==> flow/design.v <==
`timescale 1ns / 1ps
module CPU_Set(
    input CLK,
	 input reset,
	 input [15:0]camera,
	 input [15:0] move_command,
	 input [15:0] data_out,
	 output reg [23:0] memory_location,
	 output reg [15:0] memory_input,
	 output reg [127:0] display,
	 output reg write_memory
    );
    parameter [14:0] termination_line = 15'd22;
	 parameter [4:0] stall = 5'd0;
    parameter [4:0] store = 5'd1;
    parameter [4:0] add = 5'd2;
    parameter [4:0] sub = 5'd3;
    parameter [4:0] move = 5'd4;
    parameter [4:0] sll = 5'd5;
    parameter [4:0] srl = 5'd6;
    parameter [4:0] load_hi_reg = 5'd7;
    parameter [4:0] load_lo_reg = 5'd8;
    parameter [4:0] jump = 5'd9;
    parameter [4:0] set_servo = 5'd10;
    parameter [4:0] load_cam = 5'd11;
    parameter [4:0] move_buffer = 5'd12;
    parameter [4:0] bne = 5'd13;
    parameter [4:0] beq = 5'd14;
    parameter [4:0] slt = 5'd15;
    parameter [4:0] AND = 5'd16;
    parameter [4:0] OR = 5'd17;
    parameter [4:0] NOT = 5'd18;
    parameter [4:0] load = 5'd19;
    parameter [4:0] loadl = 5'd20;
    parameter [4:0] storel = 5'd21;
    parameter [1:0] phase0 = 2'b00;
    parameter [1:0] phase1 = 2'b01;
    parameter [1:0] phase2 = 2'b10;
    parameter [2:0] reg0 = 3'b000;
    parameter [2:0] reg1 = 3'b001;
    parameter [2:0] reg2 = 3'b010;
    parameter [2:0] reg3 = 3'b011;
    parameter [2:0] reg4 = 3'b100;
    parameter [2:0] reg5 = 3'b101;
    parameter [2:0] reg6 = 3'b110;    
	 reg [15:0] word;
	 reg [14:0] pc_counter;
	 reg [7:0] right_servo;  
	 reg [7:0] left_servo;
	 reg [7:0] hi_part;
	 reg [2:0] reg_to_store;
	 reg [1:0] phase;
	 reg memory_flag;
	 reg memory_ready;
	 reg load_store;  
	 reg [15:0] r0;
	 reg [15:0] r1;
	 reg [15:0] r2;
	 reg [15:0] r3;
	 reg [15:0] r4;
	 reg [15:0] r5;
	 reg [15:0] r6;
	 reg [15:0] r7;
	 reg [15:0] tempA;
	 reg [15:0] tempB;
	 reg [10:0] jump_amount;  
	 always@(posedge CLK)
	 begin 
		if(reset)
		begin
			word <= 16'b0;
			pc_counter <= 15'b0;
			right_servo <= 8'b0;
			left_servo <= 8'b0;
			hi_part <= 8'b0;
			reg_to_store <= 3'b0;
			phase <= 2'b11;
			memory_flag <= 1'b0;
			memory_ready <= 1'b0;
			write_memory <= 1'b0;
			load_store <= 1'b1;
			r0 <= 16'b0;
			r1 <= 16'b0;
			r2 <= 16'b0;
			r3 <= 16'b0;
			r4 <= 16'b0;
			r5 <= 16'b0;
			r6 <= 16'b0;
			r7 <= 16'b0;
			jump_amount <= 11'b0;
			memory_location <= 24'b0;
			memory_input <= 16'b0;
			display <= 128'b0;
		end
		else
		begin
		if(pc_counter > termination_line )
            phase <= phase0;
		else
			phase <= phase + 1'b1;	
        case(phase) 
            phase0:
            begin 
					word <= data_out;
					if(memory_flag)
					begin
					  case(reg_to_store)
							reg0: memory_input <= r0;
							reg1:	memory_input <= r1;
							reg2:	memory_input <= r2;
							reg3:	memory_input <= r3;
							reg4:	memory_input <= r4;
							reg5:	memory_input <= r5;
							reg6:	memory_input <= r6;
							default: memory_input <= r7;
					  endcase	
					  memory_ready <= 1'b1;
					end
					else if(data_out[15:11] == loadl)
					begin
						memory_location <= {16'b0, data_out[7:0]};
						memory_ready <= 1'b1;
						reg_to_store <= data_out[10:8];
						load_store <= 1'b1;
					end
					else if(data_out[15:11] == storel)
					begin
						memory_location <= {16'b0, data_out[7:0]};
						memory_ready <= 1'b1;
						load_store <= 1'b0;
						write_memory <= 1'b1;
						case(data_out[10:8])
							reg0: memory_input <= r0;
							reg1:	memory_input <= r1;
							reg2:	memory_input <= r2;
							reg3:	memory_input <= r3;
							reg4:	memory_input <= r4;
							reg5:	memory_input <= r5;
							reg6:	memory_input <= r6;
							default: memory_input <= r7;
					  endcase	
					end
            end
            phase1:
            begin
                if(memory_flag)
                begin
                  write_memory <= ~(load_store);
						memory_location <= {hi_part,word};
						hi_part <= 1'b0;
						memory_flag <= 1'b0;
                end
                else 
                begin
						case(word[15:11])  
							load:
							begin
								 memory_flag <= 1'b1;
								 load_store <= 1'b1;
								 reg_to_store <= word[10:8];
								 hi_part <= word[7:0];
							end
							store:
							begin
								 memory_flag <= 1'b1;
								 load_store <= 1'b0;
								 reg_to_store <= word[10:8];
								 hi_part <= word[7:0];
							end
							add:
							begin
								 case(word[7:5]) 
									  reg0: tempA = r0; 
									  reg1: tempA = r1; 
									  reg2: tempA = r2; 
									  reg3: tempA = r3; 
									  reg4: tempA = r4; 
									  reg5: tempA = r5; 
									  reg6: tempA = r6; 
									  default: tempA = r7;
								 endcase					
								 case(word[4:2]) 
									  reg0: tempB = r0; 
									  reg1: tempB = r1; 
									  reg2: tempB = r2; 
									  reg3: tempB = r3; 
									  reg4: tempB = r4; 
									  reg5: tempB = r5; 
									  reg6: tempB = r6; 
									  default: tempB = r7;
								 endcase					
								 case(word[10:8]) 
									  reg0: r0 <= tempA + tempB;  
									  reg1: r1 <= tempA + tempB;
									  reg2: r2 <= tempA + tempB;
									  reg3: r3 <= tempA + tempB;
									  reg4: r4 <= tempA + tempB;
									  reg5: r5 <= tempA + tempB;
									  reg6: r6 <= tempA + tempB;
									  default: r7 <= tempA + tempB;
								 endcase					
							end
							sub:
							begin
								 case(word[7:5]) 
									  reg0: tempA = r0; 
									  reg1: tempA = r1; 
									  reg2: tempA = r2; 
									  reg3: tempA = r3; 
									  reg4: tempA = r4; 
									  reg5: tempA = r5; 
									  reg6: tempA = r6; 
									  default: tempA = r7;
								 endcase					
								 case(word[4:2]) 
									  reg0: tempB= r0; 
									  reg1: tempB = r1; 
									  reg2: tempB = r2; 
									  reg3: tempB = r3; 
									  reg4: tempB = r4; 
									  reg5: tempB = r5; 
									  reg6: tempB = r6; 
									  default: tempB = r7;
								 endcase					
								 case(word[10:8]) 
									  reg0: r0 <= tempA - tempB;  
									  reg1: r1 <= tempA - tempB;
									  reg2: r2 <= tempA - tempB;
									  reg3: r3 <= tempA - tempB;
									  reg4: r4 <= tempA - tempB;
									  reg5: r5 <= tempA - tempB;
									  reg6: r6 <= tempA - tempB;
									  default: r7 <= tempA - tempB;
								 endcase
							end
							move:
							begin
								 case(word[7:5]) 
									  reg0: tempA = r0; 
									  reg1: tempA = r1; 
									  reg2: tempA = r2; 
									  reg3: tempA = r3; 
									  reg4: tempA = r4; 
									  reg5: tempA = r5; 
									  reg6: tempA = r6; 
									  default: tempA = r7;
								 endcase					
								 case(word[10:8]) 
									  reg0: r0 <= tempA;
									  reg1: r1 <= tempA;
									  reg2: r2 <= tempA;
									  reg3: r3 <= tempA;
									  reg4: r4 <= tempA;
									  reg5: r5 <= tempA;
									  reg6: r6 <= tempA;
									  default: r7 <= tempA;
								 endcase
							end
							sll:
							begin
								 case(word[7:5]) 
									  reg0: tempA = r0 << word[4:1]; 
									  reg1: tempA = r1 << word[4:1]; 
									  reg2: tempA = r2 << word[4:1]; 
									  reg3: tempA = r3 << word[4:1]; 
									  reg4: tempA = r4 << word[4:1]; 
									  reg5: tempA = r5 << word[4:1]; 
									  reg6: tempA = r6 << word[4:1]; 
									  default: tempA = r7 << word[4:1];
								 endcase					
								 case(word[10:8]) 
									  reg0: r0 <= tempA;
									  reg1: r1 <= tempA;
									  reg2: r2 <= tempA;
									  reg3: r3 <= tempA;
									  reg4: r4 <= tempA;
									  reg5: r5 <= tempA;
									  reg6: r6 <= tempA;
									  default: r7 <= tempA;
								 endcase
							end
							srl:
							begin
								 case(word[7:5]) 
									  reg0: tempA = r0 >> word[4:1]; 
									  reg1: tempA = r1 >> word[4:1]; 
									  reg2: tempA = r2 >> word[4:1]; 
									  reg3: tempA = r3 >> word[4:1]; 
									  reg4: tempA = r4 >> word[4:1]; 
									  reg5: tempA = r5 >> word[4:1]; 
									  reg6: tempA = r6 >> word[4:1]; 
									  default: tempA = r7 >> word[4:1];
								 endcase					
								 case(word[10:8]) 
									  reg0: r0 <= tempA;
									  reg1: r1 <= tempA;
									  reg2: r2 <= tempA;
									  reg3: r3 <= tempA;
									  reg4: r4 <= tempA;
									  reg5: r5 <= tempA;
									  reg6: r6 <= tempA;
									  default: r7 <= tempA;
								 endcase
							end
							load_hi_reg:
							begin
								 case(word[10:8]) 
									  reg0: r0[15:8] <= word[7:0];
									  reg1: r1[15:8] <= word[7:0];
									  reg2: r2[15:8] <= word[7:0];
									  reg3: r3[15:8] <= word[7:0];
									  reg4: r4[15:8] <= word[7:0];
									  reg5: r5[15:8] <= word[7:0];
									  reg6: r6[15:8] <= word[7:0];
									  default: r7[15:8] <= word[7:0];
								 endcase
							end
							load_lo_reg:
							begin
								 case(word[10:8]) 
									  reg0: r0[7:0] <= word[7:0];
									  reg1: r1[7:0] <= word[7:0];
									  reg2: r2[7:0] <= word[7:0];
									  reg3: r3[7:0] <= word[7:0];
									  reg4: r4[7:0] <= word[7:0];
									  reg5: r5[7:0] <= word[7:0];
									  reg6: r6[7:0] <= word[7:0];
									  default: r7[7:0] <= word[7:0];
								 endcase
							end
							jump:
							begin
								 jump_amount <= word[10:0];
							end
							set_servo:
							begin
								 case(word[10:8]) 
									  reg0:
									  begin
											right_servo <= r0[7:0];
											left_servo <= r0[15:8];
									  end
									  reg1:
									  begin
											right_servo <= r1[7:0];
											left_servo <= r1[15:8];
									  end
									  reg2:
									  begin
											right_servo <= r2[7:0];
											left_servo <= r2[15:8];
									  end
									  reg3:
									  begin
											right_servo <= r3[7:0];
											left_servo <= r3[15:8];
									  end
									  reg4:
									  begin
											right_servo <= r4[7:0];
											left_servo <= r4[15:8];
									  end
									  reg5:
									  begin
											right_servo <= r5[7:0];
											left_servo <= r5[15:8];
									  end
									  reg6:
									  begin
											right_servo <= r6[7:0];
											left_servo <= r6[15:8];
									  end
									  default:
									  begin
											right_servo <= r7[7:0];
											left_servo <= r7[15:8];
									  end
								 endcase
							end
							load_cam:
							begin
								 case(word[10:8]) 
									  reg0: r0 <= camera;
									  reg1: r1 <= camera;
									  reg2: r2 <= camera;
									  reg3: r3 <= camera;
									  reg4: r4 <= camera;
									  reg5: r5 <= camera;
									  reg6: r6 <= camera;
									  default: r7 <= camera;
								 endcase
							end
							move_buffer:
							begin
								 case(word[10:8]) 
									  reg0: r0 <= move_command;
									  reg1: r1 <= move_command;
									  reg2: r2 <= move_command;
									  reg3: r3 <= move_command;
									  reg4: r4 <= move_command;
									  reg5: r5 <= move_command;
									  reg6: r6 <= move_command;
									  default: r7 <= move_command;
								 endcase
							end
							bne:
							begin
								 case(word[10:8]) 
									  reg0: tempA = r0; 
									  reg1: tempA = r1; 
									  reg2: tempA = r2; 
									  reg3: tempA = r3; 
									  reg4: tempA = r4; 
									  reg5: tempA = r5; 
									  reg6: tempA = r6; 
									  default: tempA = r7;
								 endcase					
								 case(word[7:5]) 
									  reg0: tempB= r0; 
									  reg1: tempB = r1; 
									  reg2: tempB = r2; 
									  reg3: tempB = r3; 
									  reg4: tempB = r4; 
									  reg5: tempB = r5; 
									  reg6: tempB = r6; 
									  default: tempB = r7;
								 endcase		
								 if(tempA != tempB)
								 begin
									  jump_amount <= {6'b0, word[4:0]};
								 end
								 else
								 begin
									  jump_amount <= 11'b0;
								 end
							end
							beq:
							begin
								 case(word[10:8]) 
									  reg0: tempA = r0; 
									  reg1: tempA = r1; 
									  reg2: tempA = r2; 
									  reg3: tempA = r3; 
									  reg4: tempA = r4; 
									  reg5: tempA = r5; 
									  reg6: tempA = r6; 
									  default: tempA = r7;
								 endcase					
								 case(word[7:5]) 
									  reg0: tempB = r0; 
									  reg1: tempB = r1; 
									  reg2: tempB = r2; 
									  reg3: tempB = r3; 
									  reg4: tempB = r4; 
									  reg5: tempB = r5; 
									  reg6: tempB = r6; 
									  default: tempB = r7;
								 endcase		
								 if(tempA == tempB)
								 begin
									  jump_amount <= {6'b0 , word[4:0]};
								 end
								 else
								 begin
									  jump_amount <= 11'b0;
								 end
							end
							slt:
							begin
								 case(word[7:5]) 
									  reg0: tempA = r0; 
									  reg1: tempA = r1; 
									  reg2: tempA = r2; 
									  reg3: tempA = r3; 
									  reg4: tempA = r4; 
									  reg5: tempA = r5; 
									  reg6: tempA = r6; 
									  default: tempA = r7;
								 endcase					
								 case(word[4:2]) 
									  reg0: tempB = r0; 
									  reg1: tempB = r1; 
									  reg2: tempB = r2; 
									  reg3: tempB = r3; 
									  reg4: tempB = r4; 
									  reg5: tempB = r5; 
									  reg6: tempB = r6; 
									  default: tempB = r7;
								 endcase		
								 case(word[10:8]) 
									  reg0: r0 <= tempA < tempB;
									  reg1: r1 <= tempA < tempB;
									  reg2: r2 <= tempA < tempB;
									  reg3: r3 <= tempA < tempB;
									  reg4: r4 <= tempA < tempB;
									  reg5: r5 <= tempA < tempB;
									  reg6: r6 <= tempA < tempB;
									  default: r7 <= tempA < tempB;
								 endcase
							end
							AND:
							begin
								 case(word[7:5]) 
									  reg0: tempA = r0; 
									  reg1: tempA = r1; 
									  reg2: tempA = r2; 
									  reg3: tempA = r3; 
									  reg4: tempA = r4; 
									  reg5: tempA = r5; 
									  reg6: tempA = r6; 
									  default: tempA = r7;
								 endcase					
								 case(word[4:2]) 
									  reg0: tempB = r0; 
									  reg1: tempB = r1; 
									  reg2: tempB = r2; 
									  reg3: tempB = r3; 
									  reg4: tempB = r4; 
									  reg5: tempB = r5; 
									  reg6: tempB = r6; 
									  default: tempB = r7;
								 endcase		
								 case(word[10:8]) 
									  reg0: r0 <= tempA & tempB;
									  reg1: r1 <= tempA & tempB;
									  reg2: r2 <= tempA & tempB;
									  reg3: r3 <= tempA & tempB;
									  reg4: r4 <= tempA & tempB;
									  reg5: r5 <= tempA & tempB;
									  reg6: r6 <= tempA & tempB;
									  default: r7 <= tempA & tempB;
								 endcase
							end
							OR:
							begin
								 case(word[7:5]) 
									  reg0: tempA = r0; 
									  reg1: tempA = r1; 
									  reg2: tempA = r2; 
									  reg3: tempA = r3; 
									  reg4: tempA = r4; 
									  reg5: tempA = r5; 
									  reg6: tempA = r6; 
									  default: tempA = r7;
								 endcase					
								 case(word[4:2]) 
									  reg0: tempB = r0; 
									  reg1: tempB = r1; 
									  reg2: tempB = r2; 
									  reg3: tempB = r3; 
									  reg4: tempB = r4; 
									  reg5: tempB = r5; 
									  reg6: tempB = r6; 
									  default: tempB = r7;
								 endcase		
								 case(word[10:8]) 
									  reg0: r0 <= tempA | tempB;
									  reg1: r1 <= tempA | tempB;
									  reg2: r2 <= tempA | tempB;
									  reg3: r3 <= tempA | tempB;
									  reg4: r4 <= tempA | tempB;
									  reg5: r5 <= tempA | tempB;
									  reg6: r6 <= tempA | tempB;
									  default: r7 <= tempA | tempB;
								 endcase
							end
							NOT:
							begin
								 case(word[7:5]) 
									  reg0: tempA = r0; 
									  reg1: tempA = r1; 
									  reg2: tempA = r2; 
									  reg3: tempA = r3; 
									  reg4: tempA = r4; 
									  reg5: tempA = r5; 
									  reg6: tempA = r6; 
									  default: tempA = r7;
								 endcase
								 case(word[10:8]) 
									  reg0: r0 <= ~(tempA);
									  reg1: r1 <= ~(tempA);
									  reg2: r2 <= ~(tempA);
									  reg3: r3 <= ~(tempA);
									  reg4: r4 <= ~(tempA);
									  reg5: r5 <= ~(tempA);
									  reg6: r6 <= ~(tempA);
									  default: r7 <= ~(tempA);
								 endcase
							end
							storel:
							begin
								write_memory <= 1'b0;
							end
							default:
							begin
							end
						endcase
               end
            end
            phase2:
				begin
					write_memory <= 1'b0;
					if (memory_ready && load_store)
					begin
						memory_ready <= 1'b0;
						case(reg_to_store)
							reg0: r0 <= data_out;
							reg1:	r1 <= data_out;
							reg2:	r2 <= data_out;
							reg3:	r3 <= data_out;
							reg4:	r4 <= data_out;
							reg5:	r5 <= data_out;
							reg6:	r6 <= data_out;
							default: r7 <= data_out;
						endcase
					end
					if(jump_amount > 1'b0)
					begin
						if(jump_amount[0] == 1'b1)
						begin
							memory_location <= {9'b0,pc_counter - jump_amount[10:1]};
							pc_counter <= pc_counter - jump_amount[10:1];
						end
						else
						begin
							memory_location <= {9'b0,pc_counter + jump_amount[10:1]};
							pc_counter <= pc_counter + jump_amount[10:1];
						end
						jump_amount <= 11'b0;
					end
					else
					begin
						memory_location <= {9'b0,pc_counter + 1'b1};
						pc_counter <= pc_counter + 1'b1;
					end
				end
            default:  
            begin
					display <= {r7,r6,r5,r4,r3,r2,r1,r0};
            end				
        endcase
	 end
		end
endmodule
Tool chain data of CPU_Set --
The steps from the RTL of CPU_Set to its reports follow in flow order. Line numbers count from 1 in the design file above. Cell names lack the library's common part. A cell with n/a has no value.
Design: top CPU_Set, clock port CLK, cell library sky130hd, timing corner tt_025C_1v80

Word level --
Yosys after proc, flatten, opt, wreduce and memory -nomap, before mapping. Memory bits, and registers merged into a memory's read port (data or address), are not among the register bits. Print and check cells are not counted.
Storage and ports: register bits 355, bits of input ports 50, output and inout port bits 169, elaborated cells 658
Operators by class: $add $sub $neg 6, $lt $le $gt $ge 3, eq/ne operators 184, shifts and indexed selects 16, mux-type cells 375, bitwise logic cells 4, reduce/logical cells 41
Operators with widths (number):
- two-way mux 8 bit | 234
- case mux 8 bit (select 12 bit) | 16
- two-way mux 16 bit | 63
- case mux 16 bit (select 7 bit) | 7
- != test 3 bit with constant B | 107
- AND reduction 17 bit | 16
- case mux 8 bit (select 2 bit) | 16
- left shift 16 x 4 -> 16 bit | 8
- >> shifter 16 x 4 -> 16 bit | 8
- two-way mux 24 bit | 4
- case mux 24 bit (select 3 bit) | 1
- two-way mux 15 bit | 4
- == test 3 bit with constant B | 15
- != test 2 bit with constant B | 18
- == test 5 x 4 -> 1 bit with constant B | 7
- == test 5 bit with constant B | 7
- case mux 11 bit (select 3 bit) | 1
- == test 3 x 2 -> 1 bit with constant B | 10
- != test 13 bit with constant B | 2
- case mux 11 bit (select 2 bit) | 1
- two-way mux 11 bit | 2
- == test 5 x 3 -> 1 bit with constant B | 4
- adder 16 bit | 1
- subtractor 16 bit | 1
- less-than comparator 16 bit | 1
- == test 16 bit | 1
- != test 16 bit | 1
- AND 16 bit | 1
Other operator kinds: 34; their cells: 72.

Logic depth --
Depth = most cells in a row (Yosys ltp): at word level without a register or memory, in the mapped netlist without a sequential cell, where the memories' decode and read muxes count.
Depth: depth in word-level cells 11, ABC_AREA 0, depth in mapped cells 22

After synthesis --
Yosys stat after the flow's synthesis: flattened, memories mapped to cells. It holds for the ABC_AREA given above (unset counts as 0); a run with the other value may have another netlist.
Cell types:
- dfxtp_1 | number 355, area in all 7.11E+03 um^2
- mux2i_1 | number 240, area in all 2.4E+03 um^2
- nor2_1 | number 412, area in all 1.55E+03 um^2
- mux4_2 | number 56, area in all 1261.21 um^2
- o21ai_0 | number 249, area in all 1.25E+03 um^2
- clkbuf_1 | number 281, area in all 1.05E+03 um^2
- a21oi_1 | number 208, area in all 1.04E+03 um^2
- nand3_1 | number 206, area in all 1.03E+03 um^2
- ha_1 | number 67, area in all 838.304 um^2
- nand2_1 | number 222, area in all 833.299 um^2
- mux2_2 | number 62, area in all 698.17 um^2
- a31oi_1 | number 60, area in all 375.36 um^2
- nor3_1 | number 75, area in all 375.36 um^2
- a221oi_1 | number 40, area in all 350.336 um^2
- a211oi_1 | number 44, area in all 330.317 um^2
- a22oi_1 | number 44, area in all 330.317 um^2
- xnor2_1 | number 37, area in all 324.061 um^2
- inv_1 | number 85, area in all 319.056 um^2
Other cell types: 79; their cells: 867.
Synthesis totals: mapped cells 3610, chip area (Yosys) 27936.8 um^2, area of sequential cells 7106.8 um^2, mapped flip-flops 355

Timing after synthesis --
OpenSTA on the mapped netlist: ideal clock, no wires. The path of least setup slack (recovery checks aside). Input and output delay are each 20% of the period. Register names are those of the netlist, which keeps one name where synthesis merged equal registers.
Path post-synthesis: kind reg-to-reg, start point register word[2], end point register r2[0], clock period 10.0 ns, time at the first pin 0.000 ns, arrival 4.881 ns, required time 9.883 ns, slack 5.002 ns, path delay 4.998 ns, driving pins on the path 17, period reached after synthesis 4.998 ns
"path delay" = arrival - input delay + setup time. "driving pins on the path": output pins that drive a net of the path, with the launching flip-flop's if there is one; two outputs of one cell count as two. "period reached after synthesis" is the clock period less the worst setup slack; recovery checks do not enter. This is arithmetic on one report: input and output delays are still those of the set period (20% each). Between the ends stands the longest chain of elaborated cells between them, by number of cells; it is not shown to be the way that was timed. Of several equally long chains one is given. A line is the first line of the expression or statement that the cell stems from. Yosys adds cells for indexed reads and writes and turns some case tables into memories. A register here has more assigning lines than the two given.
On the way, post-synthesis: cells stage by stage dfxtp_1 > clkbuf_1 > clkbuf_1 > clkbuf_1 > buf_1 > mux4_2 > o221a_2 > ha_1 > clkbuf_1 > or4_1 > or4_1 > a31oi_1 > o311a_1 > nor4_1 > nor4_1 > o311ai_1 > a32o_1, length of the longest elaborated chain 11, elaborated cells between the ends (all ways) 61, those cells by class 2 x add/sub; 1 x compare; 6 x eq/ne; 16 x shift; 33 x mux; 2 x logic; 1 x reduce/logical
RTL lines, path post-synthesis:
- start: declaration | line 46 | reg [15:0] word;
- start: assignment | line 71 | word <= 16'b0;
- start: assignment | line 104 | word <= data_out;
- == test 3 bit | line 480 | case(word[4:2])
- case mux 16 bit (select 7 bit) | line 480
- two-way mux 16 bit | line 155 | case(word[15:11])
- two-way mux 16 bit | line 146 | if(memory_flag)
- two-way mux 16 bit | line 101 | case(phase)
- two-way mux 16 bit | line 69 | if(reset)
- less-than comparator 16 bit | line 493 | reg2: r2 <= tempA < tempB;
- two-way mux 8 bit | line 490 | case(word[10:8])
- case mux 8 bit (select 12 bit) | line 155
- two-way mux 8 bit | line 146
- case mux 8 bit (select 2 bit) | line 101
- end: assignment | line 195 | reg2: r2 <= tempA + tempB;
- end: assignment | line 228 | reg2: r2 <= tempA - tempB;
- end: declaration | line 58 | reg [15:0] r2;

Timing after layout --
Path of least setup slack in the final report of stored run 1 (OpenROAD, finished layout, wires in). Where an end is a register, its clock arrival counts in the times.
Path after layout: kind reg-to-reg, start point register word[6], end point register r3[12], clock period 10.0 ns, time at the first pin 0.59 ns, arrival 7.00 ns, required time 10.44 ns, slack 3.44 ns, driving pins on the path 14
Between the ends stands the longest chain of elaborated cells between them, by number of cells; it is not shown to be the way that was timed. Of several equally long chains one is given. A register here has more assigning lines than the two given.
On the way, after layout: cells stage by stage dfxtp_4 > buf_4 > nor2b_1 > a221oi_1 > o22ai_1 > ha_1 > or4_1 > or4_1 > a31oi_1 > nor3_1 > nor3_1 > nand4_1 > a31oi_1 > o21ai_0, length of the longest elaborated chain 11, elaborated cells between the ends (all ways) 46, those cells by class 2 x add/sub; 6 x eq/ne; 34 x mux; 3 x logic; 1 x reduce/logical
RTL lines, path after layout:
- start: declaration | line 46 | reg [15:0] word;
- start: assignment | line 71 | word <= 16'b0;
- start: assignment | line 104 | word <= data_out;
- == test 3 bit | line 205 | case(word[7:5])
- case mux 16 bit (select 7 bit) | line 205
- two-way mux 16 bit | line 155 | case(word[15:11])
- two-way mux 16 bit | line 146 | if(memory_flag)
- two-way mux 16 bit | line 101 | case(phase)
- two-way mux 16 bit | line 69 | if(reset)
- subtractor 16 bit | line 229 | reg3: r3 <= tempA - tempB;
- two-way mux 8 bit | line 225 | case(word[10:8])
- case mux 8 bit (select 12 bit) | line 155
- two-way mux 8 bit | line 146
- case mux 8 bit (select 2 bit) | line 101
- end: assignment | line 196 | reg3: r3 <= tempA + tempB;
- end: assignment | line 229
- end: declaration | line 59 | reg [15:0] r3;

Wiki page: CPU_Set / flow data

Stored flow runs of CPU_Set (4 of them; Yosys, OpenROAD, sky130hd). They differ in their settings and are not a sequence. Constraints: input delay and output delay 20% of the set period each, output load 0.01 pF.
"achieved period": clock period set for the run, less the worst setup slack. It is reckoned from that one timing run; input and output delays stay at 20% of the period that was set.
"worst setup path time" is the time allowed to the run's worst setup path (the clock period less input and output delay, where it has them) less its slack. Clock arrival times count: a late capture clock shortens it, a late launch clock lengthens it.

[stored run 1] flow files
==> flow/run.sh <==
#!/bin/bash
# the make line also repeats the synthesis and layout settings of config.mk as NAME=value (left out here)
make -C /OpenROAD-flow-scripts/flow DESIGN_CONFIG=/design/flow/config.mk WORK_HOME=/design/flow/orfs CLKGATE_MAP_FILE= finish
==> flow/config.mk <==
export PLATFORM = sky130hd
export DESIGN_NAME = CPU_Set
export DESIGN_NICKNAME = CPU_Set
export VERILOG_FILES = /design/flow/design.v
export SDC_FILE = /design/flow/constraint.sdc
export NUM_CORES = 4
export LEC_CHECK = 0
export CAP_MARGIN = 20
export CORE_MARGIN = 2
export CORE_UTILIZATION = 40
export SLEW_MARGIN = 20
==> flow/constraint.sdc <==
create_clock -name core_clock -period 10.0 [get_ports {CLK}]
set_input_delay 2.0000 -clock core_clock [delete_from_list [all_inputs] [get_ports {CLK}]]
set_output_delay 2.0000 -clock core_clock [all_outputs]
set_load 0.01 [all_outputs]

[stored run 1] result: worst setup slack after layout 3.442 ns; achieved period 6.558 ns; synthesized cell area 27936.8 um^2; worst hold slack in the final report 0.453 ns; worst setup path time 6.56 ns; critical path kind reg-to-reg; post-route utilization 46.8 %; area of the die 71971.5 um^2

[stored run 2] flow files
==> flow/run.sh <==
#!/bin/bash
# the make line also repeats the synthesis and layout settings of config.mk as NAME=value (left out here)
make -C /OpenROAD-flow-scripts/flow DESIGN_CONFIG=/design/flow/config.mk WORK_HOME=/design/flow/orfs CLKGATE_MAP_FILE= finish
==> flow/config.mk <==
export PLATFORM = sky130hd
export DESIGN_NAME = CPU_Set
export DESIGN_NICKNAME = CPU_Set
export VERILOG_FILES = /design/flow/design.v
export SDC_FILE = /design/flow/constraint.sdc
export NUM_CORES = 4
export LEC_CHECK = 0
export CAP_MARGIN = 40
export CELL_PAD_IN_SITES_DETAIL_PLACEMENT = 1
export CELL_PAD_IN_SITES_GLOBAL_PLACEMENT = 3
export CORE_MARGIN = 2
export CORE_UTILIZATION = 60
export CTS_CLUSTER_DIAMETER = 86
export CTS_CLUSTER_SIZE = 51
export GPL_TIMING_DRIVEN = 0
export SLEW_MARGIN = 15
==> flow/constraint.sdc <==
create_clock -name core_clock -period 10.0 [get_ports {CLK}]
set_input_delay 2.0000 -clock core_clock [delete_from_list [all_inputs] [get_ports {CLK}]]
set_output_delay 2.0000 -clock core_clock [all_outputs]
set_load 0.01 [all_outputs]

[stored run 2] result: not finished: placement ended with error GPL-0301

[stored run 3] flow files
==> flow/run.sh <==
#!/bin/bash
# the make line also repeats the synthesis and layout settings of config.mk as NAME=value (left out here)
make -C /OpenROAD-flow-scripts/flow DESIGN_CONFIG=/design/flow/config.mk WORK_HOME=/design/flow/orfs CLKGATE_MAP_FILE= finish
==> flow/config.mk <==
export PLATFORM = sky130hd
export DESIGN_NAME = CPU_Set
export DESIGN_NICKNAME = CPU_Set
export VERILOG_FILES = /design/flow/design.v
export SDC_FILE = /design/flow/constraint.sdc
export NUM_CORES = 4
export LEC_CHECK = 0
export CAP_MARGIN = 40
export CELL_PAD_IN_SITES_DETAIL_PLACEMENT = 0
export CELL_PAD_IN_SITES_GLOBAL_PLACEMENT = 3
export CORE_MARGIN = 2
export CORE_UTILIZATION = 60
export CTS_CLUSTER_DIAMETER = 86
export CTS_CLUSTER_SIZE = 40
export GPL_TIMING_DRIVEN = 0
export MAX_ROUTING_LAYER = met5
export SLEW_MARGIN = 20
==> flow/constraint.sdc <==
create_clock -name core_clock -period 6.92 [get_ports {CLK}]
set_input_delay 1.3840 -clock core_clock [delete_from_list [all_inputs] [get_ports {CLK}]]
set_output_delay 1.3840 -clock core_clock [all_outputs]
set_load 0.01 [all_outputs]

[stored run 3] result: not finished: placement ended with error GPL-0301

[stored run 4] flow files
==> flow/run.sh <==
#!/bin/bash
# the make line also repeats the synthesis and layout settings of config.mk as NAME=value (left out here)
make -C /OpenROAD-flow-scripts/flow DESIGN_CONFIG=/design/flow/config.mk WORK_HOME=/design/flow/orfs CLKGATE_MAP_FILE= finish
==> flow/config.mk <==
export PLATFORM = sky130hd
export DESIGN_NAME = CPU_Set
export DESIGN_NICKNAME = CPU_Set
export VERILOG_FILES = /design/flow/design.v
export SDC_FILE = /design/flow/constraint.sdc
export NUM_CORES = 4
export LEC_CHECK = 0
export CAP_MARGIN = 40
export CELL_PAD_IN_SITES_DETAIL_PLACEMENT = 1
export CELL_PAD_IN_SITES_GLOBAL_PLACEMENT = 3
export CORE_MARGIN = 2
export CORE_UTILIZATION = 60
export CTS_CLUSTER_DIAMETER = 86
export CTS_CLUSTER_SIZE = 51
export GPL_TIMING_DRIVEN = 0
export MAX_ROUTING_LAYER = met4
export SLEW_MARGIN = 20
==> flow/constraint.sdc <==
create_clock -name core_clock -period 6.92 [get_ports {CLK}]
set_input_delay 1.3840 -clock core_clock [delete_from_list [all_inputs] [get_ports {CLK}]]
set_output_delay 1.3840 -clock core_clock [all_outputs]
set_load 0.01 [all_outputs]

[stored run 4] result: not finished: placement ended with error GPL-0301
